==> flow/design.v <==
module Mux2to1 #(
    parameter DATA_WIDTH = 32   
)(
    input [DATA_WIDTH-1:0] in0,   
    input [DATA_WIDTH-1:0] in1,   
    input sel,                    
    output reg [DATA_WIDTH-1:0] out  
);
    always @(*) begin
        out = (sel == 1'b0) ? in0 : in1;
    end
endmodule
module Adder (
    input  [31:0]  a,
    input  [31:0]  b, 
    output [31:0] out
);
	reg [31:0] result;
	always@(*) begin
		result = a + b;     
	end
	assign out = result;
endmodule
module pc_incrementer (
    input [31:0] pc_in,
    output [31:0] pc_out
);
    assign pc_out = pc_in + 32'd1;  
endmodule
module branch_mux (
    input branch_taken,           
    input [31:0] branch_address,  
    input [31:0] next_pc,         
    output reg [31:0] pc_out      
);
    always @(*) begin
        if (branch_taken) begin
            pc_out = branch_address;  
        end else begin
            pc_out = next_pc;         
        end
    end
endmodule
module program_counter (
    input clk,                 
    input reset,               
    input freeze,              
    input [31:0] next_address,  
    output reg [31:0] pc        
);
    always @(posedge clk or posedge reset) begin
        if (reset) begin
            pc <= 32'b0;  
        end else if (!freeze) begin
            pc <= next_address;  
        end
    end
endmodule
module IF_Stage (
    input clk,                      
    input rst,                      
    input freeze,                   
    input Branch_taken,             
    input [31:0] BranchAddr,        
    input [31:0] imem_data,         
    output [31:0] PC,               
    output [31:0] Instruction       
);
    wire [31:0] next_address;        
    wire [31:0] selected_address;    
    program_counter pc_module (
        .clk(clk),
        .reset(rst),
        .freeze(freeze & ~Branch_taken),  
        .next_address(selected_address),  
        .pc(PC)
    );
    pc_incrementer pc_inc (
        .pc_in(PC),
        .pc_out(next_address)
    );
    branch_mux branch_selector (
        .branch_taken(Branch_taken),
        .branch_address(BranchAddr),
        .next_pc(next_address),
        .pc_out(selected_address)
    );
    assign Instruction = imem_data;
endmodule
module IF_Stage_Reg (
    input clk,                      
    input rst,                      
    input freeze,                   
    input flush,                    
    input [31:0] PC_in,             
    input [31:0] Instruction_in,    
    output reg [31:0] PC,           
    output reg [31:0] Instruction   
);
    always @(posedge clk or posedge rst) begin
        if (rst) begin
            PC <= 32'b0;
            Instruction <= 32'b0;
        end else if (flush) begin
            PC <= 32'b0;
            Instruction <= 32'b0;
        end else if (!freeze) begin
            PC <= PC_in;
            Instruction <= Instruction_in;
        end
    end
endmodule
module ConditionCheck(
    input [3:0] condition,
    input [3:0] status,
    output reg result
);
    wire n, z, c, v;
    assign {z, c, n, v} = status;
always @(condition, n, z, c, v) begin
        result = 1'b0;
        case (condition)
            4'b0000: result = z;              
            4'b0001: result = ~z;             
            4'b0010: result = c;              
            4'b0011: result = ~c;             
            4'b0100: result = n;              
            4'b0101: result = ~n;             
            4'b0110: result = v;              
            4'b0111: result = ~v;             
            4'b1000: result = c & ~z;         
            4'b1001: result = ~c | z;         
            4'b1010: result = (n == v);       
            4'b1011: result = (n != v);       
            4'b1100: result = ~z & (n == v);  
            4'b1101: result = z & (n != v);   
            4'b1110: result = 1'b1;           
            default: result = 1'b0;
        endcase
    end
endmodule
module ControlUnit(
    input [1:0] mode,
    input [3:0] opcode,
    input sIn,
    output reg [3:0] aluCmd,
    output reg memRead, memWrite,
    output reg wbEn, branch, sOut
);
    always @(mode, opcode, sIn) begin
        aluCmd = 4'd0;
        {memRead, memWrite} = 2'd0;
        {wbEn, branch, sOut} = 3'd0;
        case (opcode)
            4'b1101: aluCmd = 4'b0001;  
            4'b1111: aluCmd = 4'b1001;  
            4'b0100: aluCmd = 4'b0010;  
            4'b0101: aluCmd = 4'b0011;  
            4'b0010: aluCmd = 4'b0100;  
            4'b0110: aluCmd = 4'b0101;  
            4'b0000: aluCmd = 4'b0110;  
            4'b1100: aluCmd = 4'b0111;  
            4'b0001: aluCmd = 4'b1000;  
            4'b1010: aluCmd = 4'b0100;  
            4'b1000: aluCmd = 4'b0110;  
            default: aluCmd = 4'b0001;
        endcase
        case (mode)
            2'b00: begin
                sOut = sIn;
                wbEn = (opcode == 4'b1010 || opcode == 4'b1000) ? 1'b0 : 1'b1;
            end
            2'b01: begin
                wbEn = sIn;
                memRead = sIn;
                memWrite = ~sIn;
            end
            2'b10: branch = 1'b1;
            default:;
        endcase
    end
endmodule
module RegisterFile (
    input clk, rst,
    input [3:0] src1, src2, Dest_wb,
    input [31:0] Result_WB,
    input writeBackEn,
    output [31:0] Val_Rn,Val_Rm 
);
    reg [31:0] register_array [15:0];
    assign Val_Rn = register_array[src1];
    assign Val_Rm = register_array[src2];
    integer i;
    always @(negedge clk) begin
        if (rst) begin
            for (i = 0; i < 16; i = i + 1) begin
                register_array[i] <= 32'b0;
            end
        end else if (writeBackEn) begin
            register_array[Dest_wb] <= Result_WB;
        end
    end
endmodule
module ID_Stage (
    input clk,                
    input rst,                
    input [31:0] Instruction,  
    input [31:0] Result_WB,    
    input writeBackEn,         
    input [3:0] Dest_wb,       
    input hazard,              
    input [3:0] SR,            
    output WB_EN,              
    output MEM_R_EN,           
    output MEM_W_EN,           
    output [3:0] EXE_CMD,      
    output [31:0] Val_Rn,      
    output [31:0] Val_Rm,      
    output imm,                
    output [11:0] Shift_operand,  
    output signed [23:0] Signed_imm_24,  
    output [3:0] Dest,         
    output [3:0] src1,         
    output [3:0] src2,         
    output B,
    output S,
    output Two_src             
);
    wire [3:0] cond_code;           
    wire [1:0] mode;                
    wire [3:0] opcode;              
    wire cond_result;               
    wire ctrl_wbEn, ctrl_memRead, ctrl_memWrite, ctrl_branch, ctrl_s;
    wire [3:0] reg_src2;            
    wire [3:0] ctrl_aluCmd;         
    wire cond_final;                
    assign cond_code = Instruction[31:28];
    assign mode = Instruction[27:26];
    assign opcode = Instruction[24:21];
    assign imm = Instruction[25];
    assign Shift_operand = Instruction[11:0];
    assign Signed_imm_24 = Instruction[23:0];
    assign Dest = Instruction[15:12];
    assign src1 = Instruction[19:16];
    assign Two_src = ~imm | ctrl_memWrite;
    ConditionCheck condition_check(
        .condition(cond_code),
        .status(SR),
        .result(cond_result)
    );
    ControlUnit control_unit(
        .mode(mode),
        .opcode(opcode),
        .sIn(Instruction[20]),
        .aluCmd(ctrl_aluCmd),
        .memRead(ctrl_memRead),
        .memWrite(ctrl_memWrite),
        .wbEn(ctrl_wbEn),
        .branch(ctrl_branch),
        .sOut(ctrl_s)
    );
    RegisterFile rf(
        .clk(clk),
        .rst(rst),
        .src1(Instruction[19:16]),
        .src2(reg_src2),
        .Dest_wb(Dest_wb),
        .Result_WB(Result_WB),
        .writeBackEn(writeBackEn),
        .Val_Rn(Val_Rn),
        .Val_Rm(Val_Rm)
    );
    Mux2to1 #(.DATA_WIDTH(4)) mux_regSrc2(
        .in0(Instruction[3:0]),
        .in1(Instruction[15:12]),
        .sel(ctrl_memWrite),
        .out(reg_src2)
    );
    assign cond_final = ~cond_result | hazard;
    assign src2 = reg_src2;
    Mux2to1 #(.DATA_WIDTH(9)) mux_ctrlSignals(
        .in0({ctrl_aluCmd, ctrl_memRead, ctrl_memWrite, ctrl_wbEn, ctrl_branch, ctrl_s}),
        .in1(9'd0),
        .sel(cond_final),
        .out({EXE_CMD, MEM_R_EN, MEM_W_EN, WB_EN, B, S})
    );
endmodule
module ID_Stage_Reg (
    input clk,                
    input rst,                
    input flush,              
    input WB_EN_IN,           
    input MEM_R_EN_IN,        
    input MEM_W_EN_IN,        
    input B_in,               
    input S_in,               
    input [3:0] EXE_CMD_IN,   
    input [31:0] PC_IN,       
    input [31:0] Val_Rn_IN,   
    input [31:0] Val_Rm_IN,   
    input imm_IN,             
    input signed [11:0] Shift_operand_IN,  
    input [23:0] Signed_imm_24_IN,         
    input [3:0] Dest_IN,      
    input [3:0] SR_in,
    output reg WB_EN,         
    output reg MEM_R_EN,      
    output reg MEM_W_EN,      
    output reg [3:0] EXE_CMD,  
    output reg [31:0] PC,     
    output reg [31:0] Val_Rn,  
    output reg [31:0] Val_Rm,  
    output reg imm,           
    output reg [11:0] Shift_operand,  
    output reg [23:0] Signed_imm_24,  
    output reg [3:0] Dest,     
    output reg B_out,
    output reg S_out,
    output reg [3:0] SR_out
);
    always @(posedge clk or posedge rst) begin
        if (rst) begin
            WB_EN <= 1'b0;
            MEM_R_EN <= 1'b0;
            MEM_W_EN <= 1'b0;
            B_out <= 1'b0;
            S_out <= 1'b0;
            EXE_CMD <= 4'b0;
            PC <= 32'b0;
            Val_Rn <= 32'b0;
            Val_Rm <= 32'b0;
            imm <= 1'b0;
            Shift_operand <= 12'b0;
            Signed_imm_24 <= 24'b0;
            Dest <= 4'b0;
            SR_out <= 4'b0;
        end else if (flush) begin
            WB_EN <= 1'b0;
            MEM_R_EN <= 1'b0;
            MEM_W_EN <= 1'b0;
            B_out <= 1'b0;
            S_out <= 1'b0;
            EXE_CMD <= 4'b0;
            PC <= 32'b0;
            Val_Rn <= 32'b0;
            Val_Rm <= 32'b0;
            imm <= 1'b0;
            Shift_operand <= 12'b0;
            Signed_imm_24 <= 24'b0;
            Dest <= 4'b0;
            SR_out <= 4'b0;
        end else begin
            WB_EN <= WB_EN_IN;
            MEM_R_EN <= MEM_R_EN_IN;
            MEM_W_EN <= MEM_W_EN_IN;
            B_out <= B_in;
            S_out <= S_in;
            EXE_CMD <= EXE_CMD_IN;
            PC <= PC_IN;
            Val_Rn <= Val_Rn_IN;
            Val_Rm <= Val_Rm_IN;
            imm <= imm_IN;
            Shift_operand <= Shift_operand_IN;
            Signed_imm_24 <= Signed_imm_24_IN;
            Dest <= Dest_IN;
            SR_out <= SR_in;
        end
    end
endmodule
module Val2_Generator
(
    input       [11:0]    shifter_operand,
    input                           imm, is_for_memory,
    input   [31:0]       val_Rm,
    output reg [31:0]   val2_out
);
    reg [31:0]  _32bit_immd_temp;
    always @(*) begin
        _32bit_immd_temp = {24'b0, shifter_operand[7:0]};
        if(is_for_memory == 1'b1)
            val2_out = {20'b0, shifter_operand};
        else if(imm == 1'b1) begin
            val2_out = (_32bit_immd_temp >> {shifter_operand[11:8], 1'b0}) |
                       (_32bit_immd_temp << (6'd32 - {shifter_operand[11:8], 1'b0}));
        end
        else begin
            case (shifter_operand[6:5])
                00: begin
                    val2_out = val_Rm << shifter_operand[11:7];
                end
                01: begin
                    val2_out = val_Rm >> shifter_operand[11:7];
                end
                10: begin
                    val2_out = val_Rm >>> shifter_operand[11:7];
                end
                11: begin
                    val2_out = (val_Rm >> shifter_operand[11:7]) |
                               (val_Rm << (6'd32 - shifter_operand[11:7]));
                end
                default:begin
                    val2_out = val_Rm << shifter_operand[11:7];
                end
            endcase
        end
    end
endmodule
module ALU
(
    input       [31:0]   val1, val2,
    input                           carry,
    input       [3:0]               EX_command,
    output  [31:0]   res,
    output  [3:0]               SR
);
    reg V1, C1;
    wire N1, Z1;
    reg [32:0] temp_res;
    assign res = temp_res[31:0];
    assign SR = {Z1, C1, N1, V1};
    assign N1 = res[31];
    assign Z1 = |res ? 0:1;
    always @(*) begin
        V1 = 1'b0;
        C1 = 1'b0;
        case (EX_command)
            4'b0001: begin
                temp_res = val2;
            end
            4'b1001: begin
                temp_res = ~val2;
            end
            4'b0010: begin
                temp_res = val1 + val2;
                C1 = temp_res[32];
                V1 = (val1[31] ~^ val2[31]) & (temp_res[31] ^ val1[31]);
            end
            4'b0011: begin
                temp_res = val1 + val2 + carry;
                C1 = temp_res[32];
                V1 = (val1[31] ~^ val2[31]) & (temp_res[31] ^ val1[31]);
            end
            4'b0100: begin
                temp_res = {val1[31], val1} - {val2[31], val2};
                C1 = temp_res[32];
                V1 = (val1[31] ^ val2[31]) & (temp_res[31] ^ val1[31]);
            end
            4'b0101: begin
                temp_res = val1 - val2 - {31'b0,~carry}; 
                C1 = temp_res[32];
                V1 = (val1[31] ^ val2[31]) & (temp_res[31] ^ val1[31]);
            end
            4'b0110: begin
                temp_res = val1 & val2;
            end
            4'b0111: begin
                temp_res = val1 | val2;
            end
            4'b1000: begin
                temp_res = val1 ^ val2;
            end
            4'b1100: begin
                temp_res = {val1[31], val1} - {val2[31], val2};
                C1 = temp_res[32];
                V1 = (val1[31] ^ val2[31]) & (temp_res[31] ^ val1[31]);
            end
            4'b1110: begin
                temp_res = val1 & val2;
            end
            4'b1010: begin
                temp_res = val1 + val2;
            end
            4'b1010: begin
                temp_res = val1 - val2;
            end
            default:
                temp_res = 32'b0;
        endcase
    end
endmodule
module EXE_Stage
(
  input                    clk,
  input                    rst,
  input  [31:0] pc_in,
  input  [23:0] signed_immediate,
  input  [3:0] EX_command,
  input  [3:0] SR_in,
  input  [11:0] shifter_operand,
  input  [3:0] dst_in,
  input  mem_read_in, mem_write_in, imm, WB_en_in, B_in,
  input  [31:0] val_Rn_in, val_Rm_in,
  output [3:0] dst_out,
  output [3:0] SR_out,
  output [31:0] ALU_res,
  output [31:0] val_Rm_out,
  output [31:0] branch_address,
  output mem_read_out, mem_write_out, WB_en_out, B_out,
  output [31:0] pc 
);
  wire [31:0] val2;
  wire is_for_memory;
  Adder Adder_Inst(
    .a(pc_in + 1'b1),
    .b({{(8){signed_immediate[23]}}, signed_immediate}),
    .out(branch_address)
  );
  wire [31:0] alu_src1;
  wire [31:0] alu_src2;
  Val2_Generator Val2_Generator_Inst(
    .val_Rm(val_Rm_in),
    .shifter_operand(shifter_operand),
    .imm(imm),
    .is_for_memory(is_for_memory),
    .val2_out(val2)
	);
  ALU ALU_Inst(
    .val1(val_Rn_in),
    .val2(val2),
    .EX_command(EX_command),
    .carry(SR_in[2]),
    .res(ALU_res),
    .SR(SR_out)
  );
  assign is_for_memory = mem_read_in | mem_write_in;
  assign pc = pc_in;
  assign dst_out = dst_in;
	assign mem_read_out = mem_read_in;
	assign mem_write_out = mem_write_in;
  assign WB_en_out = WB_en_in;
  assign B_out = B_in;
  assign val_Rm_out = val_Rm_in;
endmodule
module EXE_Stage_Reg
(
  input                    clk,
  input                    rst,
  input  [31:0] pc_in,
  input  [3:0] dst_in,
  input  mem_read_in, mem_write_in, WB_en_in,
  input  [31:0] val_Rm_in,
  input [31:0] ALU_res_in,
  output reg [3:0] dst_out,
  output reg [31:0] ALU_res_out,
  output reg [31:0] val_Rm_out,
  output reg mem_read_out, mem_write_out, WB_en_out,
  output reg [31:0] pc 
);
always @(posedge clk, posedge rst) begin
    if(rst) begin
      pc <= 0;
      dst_out <=  0;
      ALU_res_out <= 0;
      val_Rm_out <= 0;
      mem_read_out <= 0;
      mem_write_out <= 0;
      WB_en_out <= 0;
    end
    else begin
      pc <= pc_in;
      dst_out <= dst_in;
      ALU_res_out <= ALU_res_in;
      val_Rm_out <= val_Rm_in;
      mem_read_out <= mem_read_in;
      mem_write_out <= mem_write_in;
      WB_en_out <= WB_en_in;
    end
end
endmodule
module MEM_Reg
(
    input                       clk,
    input                       rst,
    input [3:0] dst,
    input [31:0] ALU_res,
    input [31:0] mem,
    input mem_read, WB_en,
    output reg [3:0] dst_out,
    output reg [31:0] ALU_res_out,
    output reg [31:0] mem_out,
    output reg mem_read_out, WB_en_out
);
always @(posedge clk, posedge rst) begin
    if(rst) begin
        dst_out <= 0;
        ALU_res_out <= 0;
        mem_out <= 0;
        mem_read_out <= 0;
        WB_en_out <= 0;
    end
    else begin
        dst_out <= dst;
        ALU_res_out <= ALU_res;
        mem_out <= mem;
        mem_read_out <= mem_read;
        WB_en_out <= WB_en;
    end
end
endmodule
module WB_Stage
(
    input                    clk,
    input                    rst,
    input [3:0] dst,
    input [31:0] ALU_res,
    input [31:0] mem,
    input mem_read, WB_en,
    output [3:0] WB_Dest,
    output WB_en_out,
    output [31:0] WB_Value
);
assign WB_Dest = dst;
assign WB_en_out = WB_en;
Mux2to1 #(.DATA_WIDTH(32)) MUX_2_to_1_Reg_File (
		.in0(ALU_res), .in1(mem),
		.sel(mem_read),
		.out(WB_Value)
	);
endmodule
module Status_Reg
(
    input            clk,
    input            rst,
    input            load,
    input      [3:0] status_in,
    output reg [3:0] status
);
    always @(negedge clk or posedge rst) begin
  if(rst) begin
    status <= 0;
  end  
  else if(load) begin
    status <= status_in;
  end
  else begin
    status <= status;
  end    
 end
endmodule
module HazardUnit(
    input [3:0] rn, rdm,
    input twoSrc,
    input [3:0] destEx, destMem,
    input wbEnEx, wbEnMem,  
    output reg hazard
);
   always @(*) begin
        hazard = 1'b0;
        if (wbEnEx) begin
            if ((rn == destEx) || (twoSrc && (rdm == destEx))) begin
                hazard = 1'b1;
            end
        end
        if (wbEnMem) begin
            if ((rn == destMem) || (twoSrc && (rdm == destMem))) begin
                hazard = 1'b1;
            end
        end
    end
endmodule
module arm_core (
    input         clk,
    input         rst,
    output [7:0]  imem_addr,
    input  [31:0] imem_data,
    output [5:0]  dmem_addr,
    output [31:0] dmem_wdata,
    output        dmem_we,
    input  [31:0] dmem_rdata,
    output        wb_en,
    output [3:0]  wb_dest,
    output [31:0] wb_value
);
  wire [31:0] IF_stage_pc_out;
  wire [31:0] IF_stage_instruction_out;
  wire [31:0] branch_address;
  wire EXE_stage_B_out;
  wire hazard_detected;
  IF_Stage IF_Stage_Inst (
    .clk(clk),
    .rst(rst),
    .freeze(hazard_detected),
    .Branch_taken(EXE_stage_B_out),
    .BranchAddr(branch_address),
    .imem_data(imem_data),
    .PC(IF_stage_pc_out),
    .Instruction(IF_stage_instruction_out)
  );
  assign imem_addr = IF_stage_pc_out[7:0];
  wire [31:0] IF_reg_pc_out;
  wire [31:0] IF_reg_instruction_out;
  IF_Stage_Reg IF_Reg_Inst (
    .clk(clk),
    .rst(rst),
    .freeze(hazard_detected),
    .flush(EXE_stage_B_out),
    .PC_in(IF_stage_pc_out),
    .Instruction_in(IF_stage_instruction_out),
    .PC(IF_reg_pc_out),
    .Instruction(IF_reg_instruction_out)
  );
  wire [3:0]  ID_stage_reg_file_dst;
  wire [3:0]  ID_stage_reg_file_src1, ID_stage_reg_file_src2;
  wire [31:0] ID_stage_val_Rn, ID_stage_val_Rm;
  wire [23:0] ID_stage_signed_immediate;
  wire [11:0] ID_stage_shifter_operand;
  wire [3:0]  ID_stage_EX_command_out;
  wire [3:0]  status;
  wire ID_stage_mem_read_out, ID_stage_mem_write_out, ID_stage_WB_en_out,
       ID_stage_Imm_out, ID_stage_B_out, ID_stage_SR_update_out;
  wire [3:0]  WB_Stage_dst_out;
  wire [31:0] WB_Value;
  wire WB_Stage_WB_en_out;
  wire has_src1;
  ID_Stage ID_Stage_Inst (
    .clk(clk),
    .rst(rst),
    .hazard(hazard_detected),
    .Instruction(IF_reg_instruction_out),
    .Dest_wb(WB_Stage_dst_out),
    .Result_WB(WB_Value),
    .writeBackEn(WB_Stage_WB_en_out),
    .SR(status),
    .Dest(ID_stage_reg_file_dst),
    .Val_Rn(ID_stage_val_Rn), .Val_Rm(ID_stage_val_Rm),
    .Signed_imm_24(ID_stage_signed_immediate),
    .Shift_operand(ID_stage_shifter_operand),
    .EXE_CMD(ID_stage_EX_command_out),
    .MEM_R_EN(ID_stage_mem_read_out), .MEM_W_EN(ID_stage_mem_write_out),
    .WB_EN(ID_stage_WB_en_out),
    .imm(ID_stage_Imm_out),
    .B(ID_stage_B_out),
    .S(ID_stage_SR_update_out),
    .Two_src(has_src1),
    .src1(ID_stage_reg_file_src1),
    .src2(ID_stage_reg_file_src2)
  );
  wire [31:0] ID_reg_pc_out;
  wire [3:0]  ID_reg_reg_file_dst_out;
  wire [31:0] ID_reg_val_Rn_out, ID_reg_val_Rm_out;
  wire [23:0] ID_reg_signed_immediate_out;
  wire [11:0] ID_reg_shifter_operand_out;
  wire [3:0]  ID_reg_SR_out, ID_reg_EX_command_out;
  wire ID_reg_mem_read_out, ID_reg_mem_write_out, ID_reg_WB_en_out,
       ID_reg_Imm_out, ID_reg_B_out, ID_reg_SR_update_out;
  ID_Stage_Reg ID_Reg_Inst (
    .clk(clk),
    .rst(rst),
    .flush(EXE_stage_B_out),
    .PC_IN(IF_reg_pc_out),
    .Dest_IN(ID_stage_reg_file_dst),
    .Val_Rn_IN(ID_stage_val_Rn), .Val_Rm_IN(ID_stage_val_Rm),
    .Signed_imm_24_IN(ID_stage_signed_immediate),
    .Shift_operand_IN(ID_stage_shifter_operand),
    .EXE_CMD_IN(ID_stage_EX_command_out),
    .MEM_R_EN_IN(ID_stage_mem_read_out), .MEM_W_EN_IN(ID_stage_mem_write_out),
    .WB_EN_IN(ID_stage_WB_en_out),
    .imm_IN(ID_stage_Imm_out),
    .B_in(ID_stage_B_out),
    .S_in(ID_stage_SR_update_out),
    .PC(ID_reg_pc_out),
    .Dest(ID_reg_reg_file_dst_out),
    .Val_Rn(ID_reg_val_Rn_out), .Val_Rm(ID_reg_val_Rm_out),
    .Signed_imm_24(ID_reg_signed_immediate_out),
    .Shift_operand(ID_reg_shifter_operand_out),
    .EXE_CMD(ID_reg_EX_command_out),
    .MEM_R_EN(ID_reg_mem_read_out), .MEM_W_EN(ID_reg_mem_write_out),
    .WB_EN(ID_reg_WB_en_out),
    .imm(ID_reg_Imm_out),
    .B_out(ID_reg_B_out),
    .S_out(ID_reg_SR_update_out),
    .SR_in(status),
    .SR_out(ID_reg_SR_out)
  );
  wire [31:0] EXE_stage_pc_out;
  wire [3:0]  EXE_stage_reg_file_dst_out;
  wire [31:0] EXE_stage_val_Rm_out;
  wire [3:0]  EXE_stage_SR_out;
  wire [31:0] ALU_res;
  wire EXE_stage_mem_read_out, EXE_stage_mem_write_out, EXE_stage_WB_en_out;
  EXE_Stage EXE_Stage_Inst (
    .clk(clk),
    .rst(rst),
    .pc_in(ID_reg_pc_out),
    .signed_immediate(ID_reg_signed_immediate_out),
    .EX_command(ID_reg_EX_command_out),
    .SR_in(ID_reg_SR_out),
    .shifter_operand(ID_reg_shifter_operand_out),
    .dst_in(ID_reg_reg_file_dst_out),
    .mem_read_in(ID_reg_mem_read_out), .mem_write_in(ID_reg_mem_write_out),
    .imm(ID_reg_Imm_out),
    .WB_en_in(ID_reg_WB_en_out),
    .B_in(ID_reg_B_out),
    .val_Rn_in(ID_reg_val_Rn_out), .val_Rm_in(ID_reg_val_Rm_out),
    .dst_out(EXE_stage_reg_file_dst_out),
    .SR_out(EXE_stage_SR_out),
    .ALU_res(ALU_res),
    .val_Rm_out(EXE_stage_val_Rm_out),
    .branch_address(branch_address),
    .mem_read_out(EXE_stage_mem_read_out), .mem_write_out(EXE_stage_mem_write_out),
    .WB_en_out(EXE_stage_WB_en_out),
    .B_out(EXE_stage_B_out),
    .pc(EXE_stage_pc_out)
  );
  wire [31:0] EXE_reg_pc_out;
  wire [3:0]  EXE_reg_dst_out;
  wire [31:0] EXE_reg_ALU_res_out;
  wire [31:0] EXE_reg_val_Rm_out;
  wire EXE_reg_mem_read_out, EXE_reg_mem_write_out, EXE_reg_WB_en_out;
  EXE_Stage_Reg EXE_Reg_Inst (
    .clk(clk),
    .rst(rst),
    .pc_in(EXE_stage_pc_out),
    .dst_in(EXE_stage_reg_file_dst_out),
    .mem_read_in(EXE_stage_mem_read_out), .mem_write_in(EXE_stage_mem_write_out),
    .WB_en_in(EXE_stage_WB_en_out),
    .val_Rm_in(EXE_stage_val_Rm_out),
    .ALU_res_in(ALU_res),
    .dst_out(EXE_reg_dst_out),
    .ALU_res_out(EXE_reg_ALU_res_out),
    .val_Rm_out(EXE_reg_val_Rm_out),
    .mem_read_out(EXE_reg_mem_read_out), .mem_write_out(EXE_reg_mem_write_out),
    .WB_en_out(EXE_reg_WB_en_out),
    .pc(EXE_reg_pc_out)
  );
  wire [31:0] Mem_Stage_mem_out;
  assign dmem_addr  = EXE_reg_ALU_res_out[7:2];
  assign dmem_wdata = EXE_reg_val_Rm_out;
  assign dmem_we    = EXE_reg_mem_write_out;
  assign Mem_Stage_mem_out = EXE_reg_mem_read_out ? dmem_rdata : 32'b0;
  wire [3:0]  Mem_Reg_dst_out;
  wire [31:0] Mem_Reg_ALU_res_out;
  wire [31:0] Mem_Reg_mem_out;
  wire Mem_Reg_read_out, Mem_Reg_WB_en_out;
  MEM_Reg Mem_Reg_Inst (
    .clk(clk),
    .rst(rst),
    .dst(EXE_reg_dst_out),
    .ALU_res(EXE_reg_ALU_res_out),
    .mem(Mem_Stage_mem_out),
    .mem_read(EXE_reg_mem_read_out),
    .WB_en(EXE_reg_WB_en_out),
    .dst_out(Mem_Reg_dst_out),
    .ALU_res_out(Mem_Reg_ALU_res_out),
    .mem_out(Mem_Reg_mem_out),
    .mem_read_out(Mem_Reg_read_out),
    .WB_en_out(Mem_Reg_WB_en_out)
  );
  WB_Stage WB_Stage_Inst (
    .clk(clk),
    .rst(rst),
    .dst(Mem_Reg_dst_out),
    .ALU_res(Mem_Reg_ALU_res_out),
    .mem(Mem_Reg_mem_out),
    .mem_read(Mem_Reg_read_out),
    .WB_en(Mem_Reg_WB_en_out),
    .WB_Dest(WB_Stage_dst_out),
    .WB_en_out(WB_Stage_WB_en_out),
    .WB_Value(WB_Value)
  );
  assign wb_en    = WB_Stage_WB_en_out;
  assign wb_dest  = WB_Stage_dst_out;
  assign wb_value = WB_Value;
  Status_Reg Status_Reg_Inst (
    .clk(clk),
    .rst(rst),
    .load(ID_reg_SR_update_out),
    .status_in(EXE_stage_SR_out),
    .status(status)
  );
  HazardUnit Hazard_Detection_Unit_Inst (
    .rn(ID_stage_reg_file_src1),
    .rdm(ID_stage_reg_file_src2),
    .destEx(ID_reg_reg_file_dst_out),
    .destMem(EXE_reg_dst_out),
    .wbEnEx(ID_reg_WB_en_out),
    .wbEnMem(EXE_reg_WB_en_out),
    .twoSrc(has_src1),
    .hazard(hazard_detected)
  );
endmodule
Reports on arm_core

Tool output for the design above before and after an edit, in the order of the flow.
"original" refers to lines of the RTL above, "edited" to lines of the edited file.
"change": "edited" minus "original" as printed here.
Operators carry their Yosys type and port widths (W data, S select, Z words).
Cell names lack the library's common part.
The mark - stands for no value.

Top: arm_core
Clock: clk
Standard-cell library: sky130hd
Timing corner: tt_025C_1v80

Diff

Unified diff, file above to edited file.
A script made this edit. It changes what the design does and was not meant as an optimisation.

```diff
@@ -447,5 +447,5 @@
             end
             4'b0101: begin
-                temp_res = val1 - val2 - {31'b0,~carry}; 
+                temp_res = val1 - val2 ^ {31'b0,~carry}; 
                 C1 = temp_res[32];
                 V1 = (val1[31] ^ val2[31]) & (temp_res[31] ^ val1[31]);
```

Word-level counts

Counts by Yosys on the flattened word-level netlist (proc, flatten, opt, wreduce; memories kept). Register bits leave out memories and registers merged into their read ports (data or address). Print and check cells are left out.
Yosys's memory passes give these memory sizes; they may raise the number of words (mostly to a power of two), join words into wider ones and drop unused or constant bits.

Cells by class:

| element                          | original | edited | change |
| $lt $le $gt $ge                  | 0        | 0      | 0 |
| add/subtract/negate cells        | 9        | 8      | -1 |
| multiply operators               | 0        | 0      | 0 |
| reductions and logical operators | 11       | 11     | 0 |
| shift operators                  | 4        | 4      | 0 |
| multiplexer cells                | 48       | 48     | 0 |
| bitwise gates (word level)       | 32       | 33     | +1 |
| eq/ne operators                  | 38       | 38     | 0 |
| div/mod/pow operators            | 0        | 0      | 0 |

Operators by type and width:

| kind            | original | edited | change |
| $sub A33 B1 Y33 | 1        | 0      | -1 |
| $xor A33 B1 Y33 | 0        | 1      | +1 |

Operator kinds equal on both sides are left out: 46.

Storage and ports:

| element                    | original | edited | change |
| output and inout port bits | 84       | 84     | 0 |
| input port bits            | 66       | 66     | 0 |
| bits in registers          | 390      | 390    | 0 |
| bits in latches            | 0        | 0      | 0 |
| memory bits (read-only)    | 64       | 64     | 0 |
| memories                   | 2        | 2      | 0 |
| RAM bits                   | 512      | 512    | 0 |
| cells after elaboration    | 173      | 173    | 0 |

Longest topological paths

Longest topological path by Yosys (ltp), each cell counted once; first at word level (registers and memories cut), then after technology mapping (sequential cells cut; the memories' decode and read muxes count).

Logic depth:

| element                      | original | edited | change |
| depth in word-level cells    | 13       | 13     | 0 |
| ABC_AREA                     | 0        | 0      | - |
| mapped depth                 | 32       | 29     | -3 |
| mapped depth without buffers | 26       | 23     | -3 |

Synthesis result

Yosys stat after the flow's synthesis: flattened, memories mapped to cells. It holds for the ABC_AREA given above (unset counts as 0); a run with the other value may have another netlist.

Cell types:

| cell     | original | edited | change |
| ha_1     | 163      | 108    | -55 |
| nand2_1  | 589      | 535    | -54 |
| nor2_1   | 736      | 688    | -48 |
| inv_1    | 171      | 140    | -31 |
| mux4_2   | 191      | 221    | +30 |
| xnor2_1  | 95       | 65     | -30 |
| o22ai_1  | 45       | 17     | -28 |
| a21oi_1  | 236      | 210    | -26 |
| and2_1   | 190      | 172    | -18 |
| nor2b_1  | 96       | 80     | -16 |
| o21ai_0  | 118      | 104    | -14 |
| a211oi_1 | 240      | 227    | -13 |
| nand3_1  | 67       | 80     | +13 |
| buf_1    | 44       | 57     | +13 |
| a21o_1   | 30       | 20     | -10 |
| a22oi_1  | 23       | 13     | -10 |
| buf_4    | 16       | 6      | -10 |
| a31oi_1  | 85       | 94     | +9 |

Cell types equal on both sides are left out: 13.
Not every row of either side is listed.

Synthesis totals:

| element               | original  | edited    | change |
| flip-flops            | 804       | 804       | 0 |
| synthesis area (mm²)  | 0.0514118 | 0.0493623 | -0.0020495 |
| mapped cells          | 5166      | 4821      | -345 |
| buffers               | 416       | 414       | -2 |
| sequential area (mm²) | 0.0226818 | 0.0226818 | 0.0000000 |

By module: a second synthesis without flattening, with its own total; a netlist apart from the flattened one above.

Second synthesis, totals:

| element                                       | original  | edited    | change |
| cells (unflattened synthesis)                 | 5425      | 5050      | -375 |
| area total of the unflattened synthesis (mm²) | 0.0620495 | 0.0588077 | -0.0032418 |

Rows give one instance, submodules left out.

Modules, original:

| module                  | area (mm²) | cells | seq. area (mm²) | instances |
| RegisterFile            | 0.0265867  | 1688  | 0.0153747       | 1 |
| ALU                     | 0.0104025  | 1498  | 0               | 1 |
| Val2_Generator          | 0.0055979  | 700   | 0               | 1 |
| ID_Stage_Reg            | 0.0047783  | 317   | 0.0037536       | 1 |
| IF_Stage_Reg            | 0.0026213  | 207   | 0.0016015       | 1 |
| EXE_Stage_Reg           | 0.0025812  | 104   | 0.0025775       | 1 |
| MEM_Reg                 | 0.0017554  | 71    | 0.0017517       | 1 |
| Adder                   | 0.0017204  | 232   | 0               | 1 |
| program_counter         | 0.0013488  | 69    | 0.0008008       | 1 |
| EXE_Stage               | 0.0012312  | 169   | 0               | 1 |
| pc_incrementer          | 0.0006106  | 86    | 0               | 1 |
| Mux2to1 (DATA_WIDTH=32) | 0.0005443  | 36    | 0               | 1 |
| branch_mux              | 0.0005443  | 36    | 0               | 1 |
| ID_Stage                | 0.0003541  | 48    | 0               | 1 |

original: Modules not listed: 9.

Modules, edited:

| module                  | area (mm²) | cells | seq. area (mm²) | instances |
| RegisterFile            | 0.0265867  | 1688  | 0.0153747       | 1 |
| ALU                     | 0.0072795  | 1134  | 0               | 1 |
| Val2_Generator          | 0.0055979  | 700   | 0               | 1 |
| ID_Stage_Reg            | 0.0047783  | 317   | 0.0037536       | 1 |
| IF_Stage_Reg            | 0.0026213  | 207   | 0.0016015       | 1 |
| EXE_Stage_Reg           | 0.0025812  | 104   | 0.0025775       | 1 |
| MEM_Reg                 | 0.0017554  | 71    | 0.0017517       | 1 |
| Adder                   | 0.0016015  | 221   | 0               | 1 |
| program_counter         | 0.0013488  | 69    | 0.0008008       | 1 |
| EXE_Stage               | 0.0012312  | 169   | 0               | 1 |
| pc_incrementer          | 0.0006106  | 86    | 0               | 1 |
| Mux2to1 (DATA_WIDTH=32) | 0.0005443  | 36    | 0               | 1 |
| branch_mux              | 0.0005443  | 36    | 0               | 1 |
| ID_Stage                | 0.0003541  | 48    | 0               | 1 |

edited: Modules not listed: 9.

Flow runs

Runs of the flow (Yosys, OpenROAD) on both versions; the two runs of a pair have the same settings. The constraints put input and output delay at 20% of the set period each and load the outputs with 0.01 pF.

Flow settings, pair 1:
CORE_UTILIZATION: 40
PLACE_DENSITY: 0.6
period_ns: 16.0
CAP_MARGIN: 20
CORE_MARGIN: 2
SLEW_MARGIN: 20

Measured results, pair 1:

| element                                   | original  | edited    | change |
| worst setup slack after layout (ns)       | 0.427     | 0.466     | +0.039 |
| post-route utilization                    | 0.482     | 0.476     | -0.006 |
| standard-cell area after layout (mm²)     | 0.0615127 | 0.0581132 | -0.0033995 |
| total negative slack on setup checks (ns) | 0.000     | 0.000     | 0.000 |
| overall die area (mm²)                    | 0.131414  | 0.126231  | -0.005183 |
| cell area after synthesis (mm²)           | 0.0514118 | 0.0493623 | -0.0020495 |

Flow settings, pair 2:
CELL_PAD_IN_SITES_DETAIL_PLACEMENT: 1
CORE_ASPECT_RATIO: 1.34
CORE_UTILIZATION: 40
GPL_ROUTABILITY_DRIVEN: 1
GPL_TIMING_DRIVEN: 0
MAX_ROUTING_LAYER: met5
MIN_ROUTING_LAYER: met1
SETUP_SLACK_MARGIN: 2.88
SLEW_MARGIN: 35
period_ns: 11.1
CAP_MARGIN: 20
CORE_MARGIN: 2

Measured results, pair 2:

| element                                   | original  | edited    | change |
| worst setup slack after layout (ns)       | -1.808    | -1.527    | +0.281 |
| post-route utilization                    | 0.518     | 0.52      | +0.002 |
| standard-cell area after layout (mm²)     | 0.0661797 | 0.063895  | -0.0022847 |
| total negative slack on setup checks (ns) | -5.691    | -5.220    | +0.471 |
| overall die area (mm²)                    | 0.131444  | 0.126263  | -0.005181 |
| cell area after synthesis (mm²)           | 0.0514118 | 0.0493623 | -0.0020495 |
